==> flow/design.v <==
`timescale 1ns / 1ps
module clock #(parameter start_time = 0, parameter end_time = 100)(
    input wire in,
    input wire rst,
    output reg out,
    output wire rise
);
    reg [31:0] counter;
    assign rise = (counter >= (end_time >> 1)) & ~out;
    always @(posedge in) begin
        if (rst) begin
            counter <= start_time;
            out <= 1'b0;
        end else begin
            counter <= (counter >= (end_time >> 1)) ? 1 : counter + 1;
            out <= (counter >= (end_time >> 1)) ? ~out : out;
        end
    end
endmodule
`timescale 1ns / 1ps
module stopwatch(clk, rst, btnS, btnR, sw, an, seg);
input clk;
input rst;
input btnS, btnR;
input [7:0] sw;
output reg [3:0] an;
output reg [7:0] seg;
reg [3:0] seg_value;
wire [3:0] seg3, seg2, seg1, seg0;
reg adj_sec;
reg adj;
reg digits_on;
wire one_hz_clk;
wire two_hz_clk;
wire segment_clk;
wire blink_clk;
wire debounce_clk;
wire one_hz_rise;
wire two_hz_rise;
wire segment_rise;
wire blink_rise;
wire debounce_rise;
reg [31:0] sec_counter;
reg [1:0] seg_index;
clock #(.start_time(0), .end_time(200)) my_one_hz_clk(.in(clk), .rst(rst), .out(one_hz_clk), .rise(one_hz_rise));
clock #(.start_time(0), .end_time(100)) my_two_hz_clk(.in(clk), .rst(rst), .out(two_hz_clk), .rise(two_hz_rise));
clock #(.start_time(0), .end_time(4)) my_segment_clk(.in(clk), .rst(rst), .out(segment_clk), .rise(segment_rise));
clock #(.start_time(0), .end_time(20)) my_blink_clk(.in(clk), .rst(rst), .out(blink_clk), .rise(blink_rise));
clock #(.start_time(0), .end_time(10)) my_debounce_clk(.in(clk), .rst(rst), .out(debounce_clk), .rise(debounce_rise));
wire [1:0] next_index = seg_index + 2'd1;
assign seg0 = (sec_counter % 60)  % 10;
assign seg1 = (sec_counter % 60)  / 10;
assign seg2 = (sec_counter / 60)  % 10;
assign seg3 = (sec_counter / 600) % 10;
always @(*) begin
    case (next_index)
        0: seg_value = (digits_on || ~sw[1]) ? seg0 : 10;
        1: seg_value = (digits_on || ~sw[1]) ? seg1 : 10;
        2: seg_value = (digits_on ||  sw[1]) ? seg2 : 10;
        default: seg_value = (digits_on ||  sw[1]) ? seg3 : 10;
    endcase
end
always @(posedge clk) begin
    if (rst) begin
        adj_sec   <= 1'b0;
        adj       <= 1'b0;
        seg_index <= 2'd0;
        an        <= 4'b1111;
        seg       <= 8'b11111111;
    end else if (segment_rise) begin
        adj_sec   <= sw[1];
        adj       <= sw[0];
        seg_index <= next_index;
        an        <= ~(4'b0001 << next_index);
        case (seg_value)
            0: seg <= ~8'b11111100;
            1: seg <= ~8'b01100000;
            2: seg <= ~8'b11011010;
            3: seg <= ~8'b11110010;
            4: seg <= ~8'b01100110;
            5: seg <= ~8'b10110110;
            6: seg <= ~8'b10111110;
            7: seg <= ~8'b11100000;
            8: seg <= ~8'b11111110;
            9: seg <= ~8'b11110110;
            default: seg <= 8'b11111111;
        endcase
    end
end
reg [1:0] reset_state;
reg [2:0] pause_state;
reg stop_tick;
reg has_ticked_once;
wire [1:0] reset_sample = {btnR, reset_state[1]};
wire [2:0] pause_sample = {pause_state[2] && btnS, btnS, pause_state[1]};
always @(posedge clk) begin
    if (rst) begin
        reset_state     <= 2'b00;
        pause_state     <= 3'b000;
        stop_tick       <= 1'b0;
        has_ticked_once <= 1'b0;
        sec_counter     <= 32'd0;
    end else if (debounce_rise) begin
        if (reset_sample == 2'b11) begin
            reset_state <= 2'b00;
            pause_state <= pause_sample;
            sec_counter <= 0;
        end else if (pause_sample == 3'b011) begin
            reset_state <= reset_sample;
            pause_state <= 3'b100;
            stop_tick   <= ~stop_tick;
        end else begin
            reset_state <= reset_sample;
            pause_state <= pause_sample;
            if (adj ? two_hz_clk : one_hz_clk) begin
                if (~has_ticked_once && ~stop_tick) begin
                    has_ticked_once <= 1'b1;
                    if (adj && ~adj_sec) begin
                        sec_counter <= (sec_counter / 60 >= 99)
                                  ? (sec_counter % 60)
                                  : (sec_counter + 60);
                    end else if (adj) begin
                        sec_counter <= (sec_counter / 60) * 60 + ((sec_counter + 1) % 60);
                    end else begin
                        sec_counter <= sec_counter + 1;
                    end
                end
            end else has_ticked_once <= 1'b0;
        end
    end
end
always @(posedge clk) begin
    if (rst)
        digits_on <= 1'b0;
    else if (blink_rise)
        digits_on <= (~adj || ~digits_on);
end
endmodule
# Reports on stopwatch
# Tool output for the design above before and after an edit, in the order of the flow.
# "before" refers to lines of the RTL above, "after" to lines of the edited file.
# "change" is "after" less "before", of the values as shown; "rel_change_pct" is that difference over "before", in percent.
# Operators carry their Yosys type and port widths (W data, S select, Z words).
# Library cell names are shortened.
inputs:
  top_module: "stopwatch"
  clock_port: "clk"
  cell_library: "sky130hd"
  corner: "tt_025C_1v80"

# The edit
# The edit as a unified diff against the file above.
# A script made this edit. It changes what the design does and was not meant as an optimisation.
# begin of diff
@@ -121,5 +121,5 @@
                                   : (sec_counter + 60);
                     end else if (adj) begin
-                        sec_counter <= (sec_counter / 60) * 60 + ((sec_counter + 1) % 60);
+                        sec_counter <= ((sec_counter / 60) + 60) + ((sec_counter + 1) % 60);
                     end else begin
                         sec_counter <= sec_counter + 1;
# end of diff

# Word level
# Source: Yosys, flattened and elaborated, memories not mapped. Widths are those after wreduce. Registers that Yosys merges into a memory's read port (data or address) are not register bits. Print and check cells do not count. Equal cells are merged and count once.
# Yosys's memory passes give these memory sizes; they may raise the number of words (mostly to a power of two), join words into wider ones and drop unused or constant bits.
classes:
  columns: ["element", "before", "after", "change", "rel_change_pct"]
  rows:
  - ["n_reduce_logical", 17, 17, 0, 0.00]
  - ["compare", 6, 6, 0, 0.00]
  - ["n_shift", 1, 1, 0, 0.00]
  - ["equal", 6, 6, 0, 0.00]
  - ["div_mod_pow", 8, 8, 0, 0.00]
  - ["n_mul", 1, 0, -1, -100.00]
  - ["n_logic", 17, 17, 0, 0.00]
  - ["mux", 23, 23, 0, 0.00]
  - ["n_addsub", 9, 10, 1, 11.11]
op_table:
  columns: ["cell", "before", "after", "change", "rel_change_pct"]
  rows:
  - ["$add A32 B6 Y32 const B", 1, 2, 1, 100.00]
  - ["$mul A32 B4 Y30 const B", 1, 0, -1, -100.00]
  - ["$not A1 Y1", 13, 13, 0, 0.00]
  - ["$mux W1", 8, 8, 0, 0.00]
  - ["$mux W32", 7, 7, 0, 0.00]
  - ["$add A32 B1 Y32 const B", 6, 6, 0, 0.00]
  - ["$reduce_or A2 Y1", 5, 5, 0, 0.00]
  - ["$mux W4", 4, 4, 0, 0.00]
  - ["$and A1 B1 Y1", 3, 3, 0, 0.00]
  - ["$logic_and A1 B1 Y1", 3, 3, 0, 0.00]
  - ["$logic_or A1 B1 Y1", 3, 3, 0, 0.00]
  - ["$mod A32 B4 Y32 const B", 3, 3, 0, 0.00]
  - ["$eq A2 B2 Y1 const B", 2, 2, 0, 0.00]
  - ["$ge A32 B7 Y1 const B", 2, 2, 0, 0.00]
  - ["$mod A32 B6 Y32 const B", 2, 2, 0, 0.00]
  - ["$mux W3", 2, 2, 0, 0.00]
  - ["$reduce_and A4 Y1", 2, 2, 0, 0.00]
  - ["$reduce_bool A2 Y1", 2, 2, 0, 0.00]
  - ["$add A2 B1 Y2 const B", 1, 1, 0, 0.00]
  - ["$add A32 B32 Y32", 1, 1, 0, 0.00]
  - ["$div A32 B10 Y32 const B", 1, 1, 0, 0.00]
  - ["$div A32 B4 Y32 const B", 1, 1, 0, 0.00]
  - ["$div A32 B6 Y32 const B", 1, 1, 0, 0.00]
  - ["$eq A2 B1 Y1 const B", 1, 1, 0, 0.00]
  - ["$eq A3 B2 Y1 const B", 1, 1, 0, 0.00]
  - ["$ge A32 B2 Y1 const B", 1, 1, 0, 0.00]
  - ["$ge A32 B3 Y1 const B", 1, 1, 0, 0.00]
  - ["$ge A32 B4 Y1 const B", 1, 1, 0, 0.00]
# The list need not be complete.
word_totals:
  columns: ["element", "before", "after", "change", "rel_change_pct"]
  rows:
  - ["word_cells", 115, 115, 0, 0.00]
  - ["out_inout_bits", 12, 12, 0, 0.00]
  - ["inputBits", 12, 12, 0, 0.00]
  - ["reg_bits", 221, 221, 0, 0.00]
  - ["clocked_rd_ports_x_width", 7, 7, 0, 0.00]
  - ["rom_bits", 112, 112, 0, 0.00]
  - ["mem_count", 1, 1, 0, 0.00]
mem_list:
  columns: ["element", "before", "after"]
  rows:
  - ["memory_list", "16x7 r1 w0", "16x7 r1 w0"]

# Logic depth
# Depth = most cells in a row (Yosys ltp): at word level without a register or memory, in the mapped netlist without a sequential cell, where the memories' decode and read muxes count.
logic_depth:
  columns: ["element", "before", "after", "change", "rel_change_pct"]
  rows:
  - ["depth_word", 9, 9, 0, 0.00]
  - ["ABC_AREA", "0", "0", null, null]
  - ["ltp_mapped", 111, 108, -3, -2.70]
  - ["ltp_nobuf", 103, 101, -2, -1.94]

# Mapped cells and area
# Source: synth_stat.txt of the flow (Yosys; design flattened, memories mapped). It holds for the ABC_AREA given above (unset counts as 0); a run with the other value may have another netlist.
mapped:
  columns: ["element", "before", "after", "change", "rel_change_pct"]
  rows:
  - ["seqArea_mm2", 0.0043642, 0.0043642, 0.0000000, 0.00]
  - ["buffers", 190, 187, -3, -1.58]
  - ["flip_flops", 218, 218, 0, 0.00]
  - ["mapped_area_mm2", 0.0302978, 0.027644, -0.0026538, -8.76]
  - ["cell_count", 4195, 3871, -324, -7.72]
by_type:
  columns: ["type", "before", "after", "change", "rel_change_pct"]
  rows:
  - ["inv_1", 169, 115, -54, -31.95]
  - ["fa_1", 52, 1, -51, -98.08]
  - ["o21ai_0", 276, 229, -47, -17.03]
  - ["a21oi_1", 301, 274, -27, -8.97]
  - ["nor3_1", 157, 133, -24, -15.29]
  - ["nor2_1", 402, 380, -22, -5.47]
  - ["ha_1", 103, 81, -22, -21.36]
  - ["o22ai_1", 40, 58, 18, 45.00]
  - ["a21o_1", 66, 49, -17, -25.76]
  - ["mux2i_1", 61, 78, 17, 27.87]
  - ["nand3_1", 119, 135, 16, 13.45]
  - ["o21bai_1", 50, 36, -14, -28.00]
  - ["o21a_1", 51, 38, -13, -25.49]
  - ["o221ai_1", 29, 17, -12, -41.38]
  - ["a22oi_1", 29, 39, 10, 34.48]
  - ["a221oi_1", 25, 15, -10, -40.00]
  - ["maj3_1", 14, 24, 10, 71.43]
  - ["o2111a_1", 14, 4, -10, -71.43]
# The list need not be complete.
# By module: a second synthesis without flattening, with its own total; a netlist apart from the flattened one above.
hier_totals:
  columns: ["element", "before", "after", "change", "rel_change_pct"]
  rows:
  - ["cells_unflattened", 4263, 3961, -302, -7.08]
  - ["hier_area_mm2", 0.0308283, 0.0287313, -0.0020970, -6.80]
# Rows give one instance, submodules left out.
modules_before:
  columns: ["mod", "cells", "area_mm2", "n_inst", "mod_seq_area_mm2"]
  rows:
  - ["stopwatch", 3941, 0.0264616, 1, 0.001061]
  - ["clock", 73, 0.0009071, 1, 0.0006606]
  - ["clock", 64, 0.0008846, 1, 0.0006606]
  - ["clock", 68, 0.0008758, 1, 0.0006606]
  - ["clock", 60, 0.0008533, 1, 0.0006606]
  - ["clock", 57, 0.0008458, 1, 0.0006606]
modules_after:
  columns: ["mod", "cells", "area_mm2", "n_inst", "mod_seq_area_mm2"]
  rows:
  - ["stopwatch", 3639, 0.0243646, 1, 0.001061]
  - ["clock", 73, 0.0009071, 1, 0.0006606]
  - ["clock", 64, 0.0008846, 1, 0.0006606]
  - ["clock", 68, 0.0008758, 1, 0.0006606]
  - ["clock", 60, 0.0008533, 1, 0.0006606]
  - ["clock", 57, 0.0008458, 1, 0.0006606]

# Path before layout
# OpenSTA on the mapped netlist: ideal clock, no wires. The path of least setup slack (recovery checks aside). Input and output delay are each 20% of the period. Register names are those of the netlist, which keeps one name where synthesis merged equal registers.
synth_path:
  columns: ["element", "before", "after", "change", "rel_change_pct"]
  rows:
  - ["kind", "register to register", "register to register", null, null]
  - ["startpoint", "register sec_counter[3]", "register sec_counter[2]", null, null]
  - ["endpoint", "register sec_counter[31]", "register sec_counter[26]", null, null]
  - ["period_ns", 30.0, 30.0, 0.0, 0.00]
  - ["t_first_pin_ns", 0.000, 0.000, 0.000, null]
  - ["driving_pins", 106, 102, -4, -3.77]
  - ["arrival_ns", 20.801, 20.170, -0.631, -3.03]
  - ["t_required_ns", 29.872, 29.872, 0.000, 0.00]
  - ["delay_ns", 20.929, 20.298, -0.631, -3.01]
  - ["setup_time_ns", 0.128, 0.128, 0.000, null]
  - ["path_buffers", 6, 5, -1, -16.67]
  - ["path_slack_ns", 9.071, 9.702, 0.631, null]
  - ["period_less_setup_slack_ns", 20.929, 20.298, -0.631, -3.01]
# "delay_ns" is the arrival time less input delay plus setup time.
# "driving_pins" counts driving pins, that of a launching flip-flop among them; a cell with two outputs on the path counts twice.
# "period_less_setup_slack_ns" = period - worst setup slack (recovery checks aside). The figure is calculated, with input and output delays left at 20% of the set period.
# The rows between start and end are the longest chain of elaborated cells between them; the timing report does not say that the signal goes this way. Where chains are equally long, one stands for them.
# Each line given opens the expression or statement behind the cell; cells for indexed reads and writes are added by Yosys, which also makes memories of some case tables.
# A register here has more assigning lines than the two given.
synth_between_before:
  path_cell_list: "dfxtp_1 > clkbuf_1 > inv_1 > ha_1 > nor4b_2 > nand4_1 > buf_2 > nor4_2 > o211ai_1 > xnor2_1 > clkbuf_1 > nand4_1 > nor3_1 > nor2_1 > maj3_1 > o21ai_1 > o21bai_1 > a211o_1 > (+70 left out) > o21bai_1 > a21o_1 > a21o_1 > a21oi_1 > nor2b_1 > o21a_1 > o21a_1 > o21a_1 > o21ai_0 > nand2b_1 > a21oi_1 > o21bai_1 > a21oi_1 > xnor2_1 > a221oi_1 > a211oi_1 > a21oi_1 > nor2_1"
  elab_chain_len: 9
  cone_cells: 15
  classes_between: "add/sub (3); mul (1); div (3); compare (1); mux (7)"
synth_lines_before:
  columns: ["element", "line", "source"]
  rows:
  - ["start: declaration", 43, "reg [31:0] sec_counter;"]
  - ["start: assignment", 119, "sec_counter <= (sec_counter / 60 >= 99)"]
  - ["start: assignment", 123, "sec_counter <= (sec_counter / 60) * 60 + ((sec_counter + 1) % 60);"]
  - ["$div A32 B6 Y32", 123, null]
  - ["$mul A32 B4 Y30", 123, null]
  - ["$add A32 B32 Y32", 123, null]
  - ["$mux W32", 122, "end else if (adj) begin"]
  - ["$mux W32", 118, "if (adj && ~adj_sec) begin"]
  - ["$mux W32", 116, "if (~has_ticked_once && ~stop_tick) begin"]
  - ["$mux W32", 115, "if (adj ? two_hz_clk : one_hz_clk) begin"]
  - ["$mux W32", 108, "end else if (pause_sample == 3'b011) begin"]
  - ["$mux W32", 104, "if (reset_sample == 2'b11) begin"]
  - ["end: assignment", 119, null]
  - ["end: assignment", 123, null]
  - ["end: declaration", 43, null]
synth_between_after:
  path_cell_list: "dfxtp_1 > clkbuf_1 > inv_1 > ha_1 > nor4bb_1 > a311oi_1 > a211oi_1 > xnor2_1 > clkbuf_1 > nor4_1 > a21oi_1 > nor2_1 > nor2_1 > o2111a_1 > nor4_1 > o211ai_1 > and3_1 > o311a_1 > (+66 left out) > a21o_1 > a21oi_1 > o21bai_1 > a21oi_1 > o21bai_1 > a21oi_1 > o21bai_1 > a21oi_1 > o21bai_1 > a21oi_1 > o21bai_1 > a21oi_1 > o21bai_1 > a21oi_1 > xor2_1 > o22ai_1 > a22oi_1 > nor2_1"
  elab_chain_len: 9
  cone_cells: 15
  classes_between: "add/sub (4); div (3); compare (1); mux (7)"
synth_lines_after:
  columns: ["element", "line", "source"]
  rows:
  - ["start: declaration", 43, "reg [31:0] sec_counter;"]
  - ["start: assignment", 119, "sec_counter <= (sec_counter / 60 >= 99)"]
  - ["start: assignment", 123, "sec_counter <= ((sec_counter / 60) + 60) + ((sec_counter + 1) % 60);"]
  - ["$div A32 B6 Y32", 123, null]
  - ["$add A32 B6 Y32", 123, null]
  - ["$add A32 B32 Y32", 123, null]
  - ["$mux W32", 122, "end else if (adj) begin"]
  - ["$mux W32", 118, "if (adj && ~adj_sec) begin"]
  - ["$mux W32", 116, "if (~has_ticked_once && ~stop_tick) begin"]
  - ["$mux W32", 115, "if (adj ? two_hz_clk : one_hz_clk) begin"]
  - ["$mux W32", 108, "end else if (pause_sample == 3'b011) begin"]
  - ["$mux W32", 104, "if (reset_sample == 2'b11) begin"]
  - ["end: assignment", 119, null]
  - ["end: assignment", 123, null]
  - ["end: declaration", 43, null]

# Path in the finished layout
# Path of least setup slack in the final report of the runs of set A (OpenROAD, finished layout, wires in). Where an end is a register, its clock arrival counts in the times.
layout_path:
  columns: ["element", "before", "after", "change", "rel_change_pct"]
  rows:
  - ["kind", "register to register", "register to register", null, null]
  - ["startpoint", "register sec_counter[3]", "register sec_counter[3]", null, null]
  - ["endpoint", "register sec_counter[31]", "register seg[6]", null, null]
  - ["setup_time_ns", 0.14, 0.12, -0.02, null]
  - ["driving_pins", 92, 73, -19, -20.65]
  - ["t_first_pin_ns", 0.50, 0.53, 0.03, 6.00]
  - ["period_ns", 27.9, 27.9, 0.0, 0.00]
  - ["t_required_ns", 28.27, 28.31, 0.04, 0.14]
  - ["path_buffers", 2, 2, 0, 0.00]
  - ["arrival_ns", 25.60, 25.79, 0.19, 0.74]
  - ["path_slack_ns", 2.67, 2.52, -0.15, null]
# The rows between start and end are the longest chain of elaborated cells between them; the timing report does not say that the signal goes this way. Where chains are equally long, one stands for them.
# A register here has more assigning lines than the two given.
layout_between_before:
  path_cell_list: "dfxtp_1 > inv_1 > ha_1 > nor4b_2 > buf_4 > nand4_1 > buf_4 > nor3_1 > a21oi_1 > inv_2 > o21ai_0 > nand4_1 > o31ai_1 > a31oi_1 > nand3_1 > a32o_1 > a2111oi_2 > o32ai_1 > (+56 left out) > o21bai_1 > a21o_1 > a21o_1 > a21oi_1 > nor2b_1 > o21a_1 > o21a_1 > o21a_1 > o21ai_0 > nand2b_1 > a21oi_1 > o21bai_1 > a21oi_1 > xnor2_1 > a221oi_1 > a211oi_1 > a21oi_1 > nor2_1"
  elab_chain_len: 9
  cone_cells: 15
  classes_between: "add/sub (3); mul (1); div (3); compare (1); mux (7)"
layout_lines_before:
  columns: ["element", "line", "source"]
  rows:
  - ["start: declaration", 43, "reg [31:0] sec_counter;"]
  - ["start: assignment", 119, "sec_counter <= (sec_counter / 60 >= 99)"]
  - ["start: assignment", 123, "sec_counter <= (sec_counter / 60) * 60 + ((sec_counter + 1) % 60);"]
  - ["$div A32 B6 Y32", 123, null]
  - ["$mul A32 B4 Y30", 123, null]
  - ["$add A32 B32 Y32", 123, null]
  - ["$mux W32", 122, "end else if (adj) begin"]
  - ["$mux W32", 118, "if (adj && ~adj_sec) begin"]
  - ["$mux W32", 116, "if (~has_ticked_once && ~stop_tick) begin"]
  - ["$mux W32", 115, "if (adj ? two_hz_clk : one_hz_clk) begin"]
  - ["$mux W32", 108, "end else if (pause_sample == 3'b011) begin"]
  - ["$mux W32", 104, "if (reset_sample == 2'b11) begin"]
  - ["end: assignment", 119, null]
  - ["end: assignment", 123, null]
  - ["end: declaration", 43, null]
layout_between_after:
  path_cell_list: "dfxtp_1 > clkinv_1 > ha_1 > nor4b_4 > and3_1 > buf_4 > a31oi_2 > buf_4 > a222oi_1 > a21oi_1 > nor4_1 > or2_1 > nand2_2 > o21a_1 > xnor2_2 > o32ai_1 > or3_1 > a31oi_4 > (+37 left out) > and2_1 > nor2_1 > xnor2_1 > a41o_1 > mux2i_2 > and4_1 > o2111ai_1 > o311a_1 > a2bb2oi_2 > o21bai_1 > a21o_1 > mux4_2 > o32ai_4 > inv_2 > ha_1 > nand2_1 > a21oi_1 > o21ai_1"
  elab_chain_len: 4
  cone_cells: 12
  classes_between: "div (7); mux (5)"
layout_lines_after:
  columns: ["element", "line", "source"]
  rows:
  - ["start: declaration", 43, "reg [31:0] sec_counter;"]
  - ["start: assignment", 119, "sec_counter <= (sec_counter / 60 >= 99)"]
  - ["start: assignment", 123, "sec_counter <= ((sec_counter / 60) + 60) + ((sec_counter + 1) % 60);"]
  - ["$div A32 B10 Y32", 54, "assign seg3 = (sec_counter / 600) % 10;"]
  - ["$mod A32 B4 Y32", 54, null]
  - ["$mux W4", 60, "default: seg_value = (digits_on ||  sw[1]) ? seg3 : 10;"]
  - ["$pmux W4 S3", 56, "case (next_index)"]
  - ["end: assignment", 76, "0: seg <= ~8'b11111100;"]
  - ["end: assignment", 77, "1: seg <= ~8'b01100000;"]
  - ["end: declaration", 27, "output reg [7:0] seg;"]

# Layout results
# Both versions went through the flow (Yosys, OpenROAD) with the same settings in each pair. Constraints: input delay and output delay 20% of the set period each, output load 0.01 pF.
flow_settings_set_A:
  period_ns: 27.9
  CAP_MARGIN: 20
  CORE_MARGIN: 2
  CORE_UTILIZATION: 40
  SLEW_MARGIN: 20
measured_set_A:
  columns: ["element", "before", "after", "change", "rel_change_pct"]
  rows:
  - ["synth_area_mm2", 0.0302978, 0.027644, -0.0026538, -8.76]
  - ["worst_hold_slack_ns", 0.464, 0.448, -0.016, null]
  - ["final_cell_area_mm2", 0.0326338, 0.0299512, -0.0026826, -8.22]
  - ["setup_ws_ns", 2.670, 2.522, -0.148, null]
  - ["finalUtil_pct", 43.7, 43.7, 0.0, null]
  - ["die_footprint_mm2", 0.077961, 0.0712276, -0.0067334, -8.64]
  - ["achieved_period_ns", 25.230, 25.378, 0.148, 0.59]
  - ["tns_ns", 0.000, 0.000, 0.000, null]
flow_settings_set_B:
  CAP_MARGIN: 20
  CORE_MARGIN: 8
  CORE_UTILIZATION: 58
  CTS_CLUSTER_SIZE: 11
  GPL_TIMING_DRIVEN: 1
  PLACE_DENSITY_LB_ADDON: 0.06
  SETUP_SLACK_MARGIN: 2.23
  period_ns: 29.1
  SLEW_MARGIN: 20
measured_set_B:
  columns: ["element", "before", "after", "change", "rel_change_pct"]
  rows:
  - ["synth_area_mm2", 0.0302978, 0.027644, -0.0026538, -8.76]
  - ["worst_hold_slack_ns", 0.462, 0.454, -0.008, null]
  - ["final_cell_area_mm2", 0.032276, 0.0295784, -0.0026976, -8.36]
  - ["setup_ws_ns", 4.371, 4.283, -0.088, null]
  - ["finalUtil_pct", 62.7, 62.5, -0.2, null]
  - ["die_footprint_mm2", 0.0598071, 0.0549035, -0.0049036, -8.20]
  - ["achieved_period_ns", 24.729, 24.817, 0.088, 0.36]
  - ["tns_ns", 0.000, 0.000, 0.000, null]
# "achieved_period_ns": clock period set for the run, less the worst setup slack. It is reckoned from that one timing run; input and output delays stay at 20% of the period that was set.
